==> flow/design.v <==
`timescale 10ns/1ns
module servo( input clk, input rst, output reg PWM, input [1:0]boton_cambiar_grados );
integer contador;
integer frecuencia;
integer auxContador;
reg C;
always@(posedge clk) begin
if (rst) begin
	PWM<=0;
	contador<=0;
end else begin
PWM<=~boton_cambiar_grados;
	auxContador=auxContador+1;
	if(boton_cambiar_grados==1)
		begin
				contador<= contador +1;                      
				if (contador< 75_000) 
				begin
					PWM <= 1;
				end
				else
				if (contador < 1_900_000)  
				begin
				PWM <= 0;
				end
	end			
	else if(boton_cambiar_grados==2)
		begin
				contador<= contador +1;                      
				if (contador<150_000)  
				begin
					PWM <= 1;
				end
				else
				if (contador < 1_850_000)  
				begin
				PWM <= 0;
				end
	end	
	else if(boton_cambiar_grados==3)
		begin
				contador<= contador +1;                      
				if (contador<240_000)	 
				begin
					PWM <= 1;
				end
				else
				if (contador < 1_800_000)  
				begin
				PWM <= 0;
				end
	end
	if(contador >=2_100_000)  
	begin
		contador <= 0;
	end			
end
end
 endmodule 
module ultrasonido1(input ultra, input clk, input rst, input echo, output reg done, output reg trigger, output reg [15:0] distance);
	parameter divH = 1000; 
	parameter divL = 2000;
	integer countF;
	integer countEcho;
	always @(posedge clk) begin 
		if (rst | ultra) 
		begin 
			countF <= 0;
			trigger <= 0;
		end 
		else 
		begin
			countF <= countF +1;  
			if (countF < divH+1)
				trigger <= 1;
			else
			if (countF < divL+1)
				trigger <= 0;
			else 
				countF <= 0;
		end
	end
	always @(posedge clk) begin
		if (rst) begin
			countEcho <= 0;
			done <= 0;
			distance <= 0;
		end
		else if (echo == 1) begin
			countEcho <= countEcho +1;
			done <= 0;
		end
		else
		begin
			if (echo == 0 & countEcho != 0)	
				distance <= (~countEcho*340)/2000000;
				countEcho <=0;
				done <= 1; 	
		end
	end
endmodule
`timescale 10ns/1ns
 module radar(  input clk, input rst, input echo, input [1:0] boton_cambiar_grados, output done, output trigger,
 output [15:0] distance, output PWM, input ultra);
 servo   servo( .clk (clk), .rst(rst), .PWM(PWM), .boton_cambiar_grados(boton_cambiar_grados));
 ultrasonido1 ultrasonido2( .ultra(ultra), .clk(clk), .rst(rst),  .echo(echo), .done(done), .trigger(trigger),.distance(distance));
 endmodule
# [Step by step through the tools: radar]
# Module radar before and after one edit of its RTL, step after step.
# "orig" refers to lines of the RTL above, "edited" to lines of the edited file.
# "delta" is "edited" less "orig", of the values as shown.
# Cell names lack the library's common part.
# Not given: -
[inputs] top_module="radar" clk_port="clk" lib="sky130hd" lib_corner="tt_025C_1v80"

# [The edit]
# Unified diff, file above to edited file.
# The edit is scripted: it alters the design's behaviour and was not made to optimise anything.
# begin of diff
@@ -102,5 +102,9 @@
 `timescale 10ns/1ns
  module radar(  input clk, input rst, input echo, input [1:0] boton_cambiar_grados, output done, output trigger,
- output [15:0] distance, output PWM, input ultra);
+ output [15:0] distance_pin, output PWM, input ultra);
+ wire [15:0] distance;
+ reg [15:0] distance_ff;
+ always @(posedge clk) distance_ff <= distance;
+ assign distance_pin = distance_ff;
  servo   servo( .clk (clk), .rst(rst), .PWM(PWM), .boton_cambiar_grados(boton_cambiar_grados));
  ultrasonido1 ultrasonido2( .ultra(ultra), .clk(clk), .rst(rst),  .echo(echo), .done(done), .trigger(trigger),.distance(distance));
# end of diff

# [Word level]
# Counts by Yosys on the flattened word-level netlist (proc, flatten, opt, wreduce; memories kept). Register bits leave out memories and registers merged into their read ports (data or address). Print and check cells are left out. Cells with the same type and inputs are merged into one.
[classes] item="n_addsub" orig=3 edited=3 delta=0
[classes] item="mul" orig=1 edited=1 delta=0
[classes] item="div" orig=1 edited=1 delta=0
[classes] item="compare" orig=9 edited=9 delta=0
[classes] item="eq_ne" orig=3 edited=3 delta=0
[classes] item="n_mux" orig=17 edited=17 delta=0
[classes] item="n_logic" orig=5 edited=5 delta=0
[classes] item="reduce_and_logical" orig=6 edited=6 delta=0
[op_table] op="2-to-1 mux 1 bit" orig=12 edited=12 delta=0
[op_table] op="2-to-1 mux 32 bit" orig=5 edited=5 delta=0
[op_table] op="adder 32 x 2 -> 32 bit with constant B" orig=3 edited=3 delta=0
[op_table] op="less-than comparator 32 x 22 -> 1 bit with constant B" orig=3 edited=3 delta=0
[op_table] op="== test 2 bit with constant B" orig=2 edited=2 delta=0
[op_table] op="less-than comparator 32 x 19 -> 1 bit with constant B" orig=2 edited=2 delta=0
[op_table] op="NOT 1 bit" orig=2 edited=2 delta=0
[op_table] op="OR reduction 2 bit" orig=2 edited=2 delta=0
[op_table] op="AND 1 bit" orig=1 edited=1 delta=0
[op_table] op="divider 32 x 22 -> 32 bit with constant B" orig=1 edited=1 delta=0
[op_table] op="== test 2 x 1 -> 1 bit with constant B" orig=1 edited=1 delta=0
[op_table] op="greater-or-equal comparator 32 x 23 -> 1 bit with constant B" orig=1 edited=1 delta=0
[op_table] op="less-than comparator 32 x 11 -> 1 bit with constant B" orig=1 edited=1 delta=0
[op_table] op="less-than comparator 32 x 12 -> 1 bit with constant B" orig=1 edited=1 delta=0
[op_table] op="less-than comparator 32 x 18 -> 1 bit with constant B" orig=1 edited=1 delta=0
[op_table] op="multiplier 32 x 8 -> 30 bit with constant B" orig=1 edited=1 delta=0
[op_table] op="NOT 32 bit" orig=1 edited=1 delta=0
[op_table] op="OR 1 bit" orig=1 edited=1 delta=0
[op_table] op="AND reduction 2 bit" orig=1 edited=1 delta=0
[op_table] op="nonzero test 2 bit" orig=1 edited=1 delta=0
[op_table] op="nonzero test 3 bit" orig=1 edited=1 delta=0
[op_table] op="nonzero test 32 bit" orig=1 edited=1 delta=0
[word_totals] item="regBits" orig=115 edited=131 delta=16
[word_totals] item="inputBits" orig=6 edited=6 delta=0
[word_totals] item="elab_cells" orig=52 edited=53 delta=1

# [Longest topological paths]
# Yosys ltp: most cells in a row. Word level: on the elaborated netlist, between registers, memories and ports. Mapped: between sequential cells and ports; inverters and the memories' decode and read muxes count.
[logic_depth] item="ltp_word" orig=6 edited=6 delta=0
[logic_depth] item="ABC_AREA" orig="0" edited="0"
[logic_depth] item="ltp_mapped" orig=79 edited=85 delta=6
[logic_depth] item="depth_no_buf" orig=65 edited=69 delta=4

# [After synthesis]
# Yosys stat after the flow's synthesis: flattened, memories mapped to cells. It holds for the ABC_AREA given above (unset counts as 0); a run with the other value may have another netlist.
[mapped] item="cells" orig=2725 edited=2643 delta=-82
[mapped] item="area_mm2" orig=0.0202895 edited=0.0196651 delta=-0.0006244
[mapped] item="seq_area_mm2" orig=0.0023022 edited=0.0026225 delta=0.0003203
[mapped] item="flip_flops" orig=115 edited=131 delta=16
[mapped] item="buf_cells" orig=107 edited=92 delta=-15
[by_type] cell="nand2_1" orig=187 edited=216 delta=29
[by_type] cell="a21oi_1" orig=122 edited=142 delta=20
[by_type] cell="dfxtp_1" orig=115 edited=131 delta=16
[by_type] cell="nor4_1" orig=47 edited=35 delta=-12
[by_type] cell="nor2_1" orig=307 edited=296 delta=-11
[by_type] cell="a31oi_1" orig=48 edited=37 delta=-11
[by_type] cell="o21a_1" orig=31 edited=20 delta=-11
[by_type] cell="nand2b_1" orig=28 edited=17 delta=-11
[by_type] cell="xor2_1" orig=82 edited=92 delta=10
[by_type] cell="nor3_1" orig=82 edited=73 delta=-9
[by_type] cell="and3_1" orig=44 edited=53 delta=9
[by_type] cell="o22ai_1" orig=22 edited=13 delta=-9
[by_type] cell="o31a_1" orig=18 edited=9 delta=-9
[by_type] cell="a31o_1" orig=10 edited=1 delta=-9
[by_type] cell="xnor2_1" orig=185 edited=193 delta=8
[by_type] cell="a41oi_1" orig=11 edited=3 delta=-8
[by_type] cell="mux2_2" orig=7 edited=15 delta=8
[by_type] cell="and2_1" orig=42 edited=35 delta=-7
# Not every row of either side is listed.
# By module: a second synthesis without flattening, with its own total; a netlist apart from the flattened one above.
[hier_totals] item="cells_unflattened" orig=2639 edited=2655 delta=16
[hier_totals] item="area_unflattened_mm2" orig=0.0194762 edited=0.0197965 delta=0.0003203
# Rows give one instance, submodules left out.
[by_module_orig] mod="ultrasonido1" n_inst=1 n_cells=2416 area_mm2=0.0176019
[by_module_orig] mod="servo" n_inst=1 n_cells=223 area_mm2=0.0018743
[by_module_orig] mod="radar" n_inst=1 n_cells=0 area_mm2=0
[by_module_edited] mod="ultrasonido1" n_inst=1 n_cells=2416 area_mm2=0.0176019
[by_module_edited] mod="servo" n_inst=1 n_cells=223 area_mm2=0.0018743
[by_module_edited] mod="radar" n_inst=1 n_cells=16 area_mm2=0.0003203

# [Path before layout]
# OpenSTA on the mapped netlist: ideal clock, no wires. The path of least setup slack (recovery checks aside). Input and output delay are each 20% of the period. Register names are those of the netlist, which keeps one name where synthesis merged equal registers.
[synth_path] item="path_type" orig="register -> register" edited="register -> register"
[synth_path] item="startpoint" orig="reg ultrasonido2.countEcho[10]" edited="reg ultrasonido2.countEcho[4]"
[synth_path] item="endpoint" orig="reg ultrasonido2.distance[10]" edited="reg ultrasonido2.distance[10]"
[synth_path] item="tclk_ns" orig=25.0 edited=25.0 delta=0.0
[synth_path] item="setup_ns" orig=0.128 edited=0.128 delta=0.000
[synth_path] item="launch_ns" orig=0.000 edited=0.000 delta=0.000
[synth_path] item="t_arrival_ns" orig=17.149 edited=17.808 delta=0.659
[synth_path] item="required_ns" orig=24.872 edited=24.872 delta=0.000
[synth_path] item="slack_ns" orig=7.723 edited=7.064 delta=-0.659
[synth_path] item="path_delay_ns" orig=17.277 edited=17.936 delta=0.659
[synth_path] item="path_stages" orig=71 edited=73 delta=2
[synth_path] item="path_buffers" orig=5 edited=4 delta=-1
[synth_path] item="period_less_setup_slack_ns" orig=17.277 edited=17.936 delta=0.659
# "path_delay_ns" = arrival - input delay + setup time.
# "path_stages": output pins that drive a net of the path, with the launching flip-flop's if there is one; two outputs of one cell count as two.
# "period_less_setup_slack_ns" is the clock period less the worst setup slack; recovery checks do not enter. This is arithmetic on one report: input and output delays are still those of the set period (20% each).
# Between the ends stands the longest chain of elaborated cells between them, by number of cells; it is not shown to be the way that was timed. Of several equally long chains one is given.
# A line is the first line of the expression or statement that the cell stems from. Yosys adds cells for indexed reads and writes and turns some case tables into memories.
# A register here has more assigning lines than the two given.
[synth_between_orig] cell_sequence="dfxtp_1 -> inv_1 -> ha_1 -> ha_1 -> fa_1 -> inv_1 -> fa_1 -> inv_1 -> ha_1 -> buf_2 -> a21o_1 -> o21bai_1 -> a32o_1 -> o311ai_2 -> nand3_1 -> a311oi_1 -> o32ai_1 -> nor4bb_1 -> [35 not listed] -> o41a_1 -> a211o_1 -> a31o_4 -> nand2_4 -> mux2i_1 -> o21a_1 -> nor2_1 -> nor3_1 -> mux2_1 -> nor4b_4 -> and2_1 -> ha_1 -> and3_1 -> a31oi_1 -> xnor2_1 -> nor2_1 -> a21oi_1 -> nor2_1" elab_chain_cells=3 cone_cells=6 cone_lines=2
[synth_lines_orig] item="from (decl)" line_no=64 rtl="integer countEcho;"
[synth_lines_orig] item="from (assign)" line_no=85 rtl="countEcho <= 0;"
[synth_lines_orig] item="from (assign)" line_no=90 rtl="countEcho <= countEcho +1;"
[synth_lines_orig] item="NOT 32 bit" line_no=96 rtl="distance <= (~countEcho*340)/2000000;"
[synth_lines_orig] item="multiplier 32 x 8 -> 30 bit" line_no=96
[synth_lines_orig] item="divider 32 x 22 -> 32 bit" line_no=96
[synth_lines_orig] item="to (assign)" line_no=87 rtl="distance <= 0;"
[synth_lines_orig] item="to (assign)" line_no=96
[synth_lines_orig] item="to (decl)" line_no=60 rtl="module ultrasonido1(input ultra, input clk, input rst, input echo, output reg done, output reg trigger, output ..."
[synth_between_edited] cell_sequence="dfxtp_1 -> inv_1 -> ha_1 -> ha_1 -> fa_1 -> inv_1 -> fa_1 -> inv_1 -> ha_1 -> buf_2 -> a21oi_1 -> o31a_2 -> a21oi_2 -> or3_1 -> a2111oi_2 -> o2111ai_1 -> a2111oi_2 -> a21bo_4 -> [37 not listed] -> xnor2_1 -> a41oi_2 -> o211a_4 -> nor2_2 -> buf_4 -> nor2_1 -> xnor2_1 -> nand2_1 -> nand4_1 -> a41oi_2 -> nor2_1 -> ha_1 -> and4_1 -> a31oi_1 -> xnor2_1 -> nor2_1 -> a21oi_1 -> nor2_1" elab_chain_cells=3 cone_cells=6 cone_lines=2
[synth_lines_edited] item="from (decl)" line_no=64 rtl="integer countEcho;"
[synth_lines_edited] item="from (assign)" line_no=85 rtl="countEcho <= 0;"
[synth_lines_edited] item="from (assign)" line_no=90 rtl="countEcho <= countEcho +1;"
[synth_lines_edited] item="NOT 32 bit" line_no=96 rtl="distance <= (~countEcho*340)/2000000;"
[synth_lines_edited] item="multiplier 32 x 8 -> 30 bit" line_no=96
[synth_lines_edited] item="divider 32 x 22 -> 32 bit" line_no=96
[synth_lines_edited] item="to (assign)" line_no=87 rtl="distance <= 0;"
[synth_lines_edited] item="to (assign)" line_no=96
[synth_lines_edited] item="to (decl)" line_no=60 rtl="module ultrasonido1(input ultra, input clk, input rst, input echo, output reg done, output reg trigger, output ..."

# [Worst path after layout]
# From the final timing report of each run of pair A: the path of least setup slack in the routed layout; clock arrival at registers is part of the times.
[layout_path] item="path_type" orig="register -> register" edited="register -> register"
[layout_path] item="startpoint" orig="reg ultrasonido2.countEcho[18]" edited="reg ultrasonido2.countEcho[10]"
[layout_path] item="endpoint" orig="reg ultrasonido2.distance[8]" edited="reg ultrasonido2.distance[10]"
[layout_path] item="tclk_ns" orig=25.0 edited=25.0 delta=0.0
[layout_path] item="setup_ns" orig=0.14 edited=0.12 delta=-0.02
[layout_path] item="launch_ns" orig=0.41 edited=0.41 delta=0.00
[layout_path] item="t_arrival_ns" orig=23.12 edited=23.31 delta=0.19
[layout_path] item="required_ns" orig=25.26 edited=25.29 delta=0.03
[layout_path] item="slack_ns" orig=2.14 edited=1.97 delta=-0.17
[layout_path] item="path_stages" orig=66 edited=71 delta=5
[layout_path] item="path_buffers" orig=0 edited=1 delta=1
# Between the ends stands the longest chain of elaborated cells between them, by number of cells; it is not shown to be the way that was timed. Of several equally long chains one is given.
# A register here has more assigning lines than the two given.
[layout_between_orig] cell_sequence="dfxtp_1 -> inv_1 -> ha_1 -> ha_1 -> fa_1 -> inv_1 -> fa_1 -> inv_1 -> ha_1 -> a21oi_1 -> o21ba_1 -> o21ai_0 -> a21oi_1 -> nand3_1 -> nand2_2 -> o211ai_1 -> nand3b_1 -> nor4_4 -> [30 not listed] -> xnor2_1 -> nand4_2 -> a31o_4 -> nand2_4 -> mux2i_1 -> o21a_1 -> nor2_1 -> nor3_1 -> mux2_1 -> nor4b_4 -> and2_1 -> ha_1 -> and3_1 -> nor2_1 -> xnor2_1 -> nor2_1 -> a21oi_1 -> nor2_1" elab_chain_cells=3 cone_cells=6 cone_lines=2
[layout_lines_orig] item="from (decl)" line_no=64 rtl="integer countEcho;"
[layout_lines_orig] item="from (assign)" line_no=85 rtl="countEcho <= 0;"
[layout_lines_orig] item="from (assign)" line_no=90 rtl="countEcho <= countEcho +1;"
[layout_lines_orig] item="NOT 32 bit" line_no=96 rtl="distance <= (~countEcho*340)/2000000;"
[layout_lines_orig] item="multiplier 32 x 8 -> 30 bit" line_no=96
[layout_lines_orig] item="divider 32 x 22 -> 32 bit" line_no=96
[layout_lines_orig] item="to (assign)" line_no=87 rtl="distance <= 0;"
[layout_lines_orig] item="to (assign)" line_no=96
[layout_lines_orig] item="to (decl)" line_no=60 rtl="module ultrasonido1(input ultra, input clk, input rst, input echo, output reg done, output reg trigger, output ..."
[layout_between_edited] cell_sequence="dfxtp_1 -> inv_1 -> ha_1 -> ha_1 -> fa_1 -> inv_1 -> fa_1 -> inv_1 -> ha_1 -> a21oi_1 -> o21ai_0 -> a21boi_1 -> a21o_1 -> nand3_1 -> nand2_1 -> buf_4 -> o2111ai_1 -> a21oi_1 -> [35 not listed] -> o21bai_1 -> o211ai_2 -> a41oi_2 -> o211a_4 -> nor2_2 -> inv_2 -> nand2_1 -> xnor2_1 -> mux2i_1 -> a41oi_2 -> nor2_1 -> ha_1 -> and4_1 -> a31oi_1 -> xnor2_1 -> nor2_1 -> a21oi_1 -> nor2_1" elab_chain_cells=3 cone_cells=6 cone_lines=2
[layout_lines_edited] item="from (decl)" line_no=64 rtl="integer countEcho;"
[layout_lines_edited] item="from (assign)" line_no=85 rtl="countEcho <= 0;"
[layout_lines_edited] item="from (assign)" line_no=90 rtl="countEcho <= countEcho +1;"
[layout_lines_edited] item="NOT 32 bit" line_no=96 rtl="distance <= (~countEcho*340)/2000000;"
[layout_lines_edited] item="multiplier 32 x 8 -> 30 bit" line_no=96
[layout_lines_edited] item="divider 32 x 22 -> 32 bit" line_no=96
[layout_lines_edited] item="to (assign)" line_no=87 rtl="distance <= 0;"
[layout_lines_edited] item="to (assign)" line_no=96
[layout_lines_edited] item="to (decl)" line_no=60 rtl="module ultrasonido1(input ultra, input clk, input rst, input echo, output reg done, output reg trigger, output ..."

# [Measured runs]
# Both versions went through the flow (Yosys, OpenROAD) with the same settings in each pair. Constraints: input delay and output delay 20% of the set period each, output load 0.01 pF.
[settings_pair_A] period_ns=25.0 CAP_MARGIN=20 CORE_MARGIN=2 CORE_UTILIZATION=40 SLEW_MARGIN=20
[results_pair_A] item="synth_area_mm2" orig=0.0202895 edited=0.0196651 delta=-0.0006244
[results_pair_A] item="dieArea_mm2" orig=0.0525418 edited=0.0509518 delta=-0.0015900
[results_pair_A] item="cell_area_final_mm2" orig=0.021687 edited=0.0211265 delta=-0.0005605
[results_pair_A] item="setup_ws_ns" orig=2.140 edited=1.975 delta=-0.165
[results_pair_A] item="setup_tns_ns" orig=0.000 edited=0.000 delta=0.000
[results_pair_A] item="hold_ws_ns" orig=0.459 edited=0.347 delta=-0.112
[settings_pair_B] CAP_MARGIN=20 CORE_MARGIN=8 CORE_UTILIZATION=29 GPL_ROUTABILITY_DRIVEN=0 GPL_TIMING_DRIVEN=0 MIN_ROUTING_LAYER="met1" PLACE_DENSITY_LB_ADDON=0.07 SETUP_SLACK_MARGIN=-2.0 TNS_END_PERCENT=65 period_ns=22.4 SLEW_MARGIN=20
[results_pair_B] item="synth_area_mm2" orig=0.0202895 edited=0.0196651 delta=-0.0006244
[results_pair_B] item="dieArea_mm2" orig=0.0786831 edited=0.0763997 delta=-0.0022834
[results_pair_B] item="cell_area_final_mm2" orig=0.0222714 edited=0.0216345 delta=-0.0006369
[results_pair_B] item="setup_ws_ns" orig=-0.303 edited=-0.437 delta=-0.134
[results_pair_B] item="setup_tns_ns" orig=-0.491 edited=-1.791 delta=-1.300
[results_pair_B] item="hold_ws_ns" orig=0.454 edited=0.355 delta=-0.099
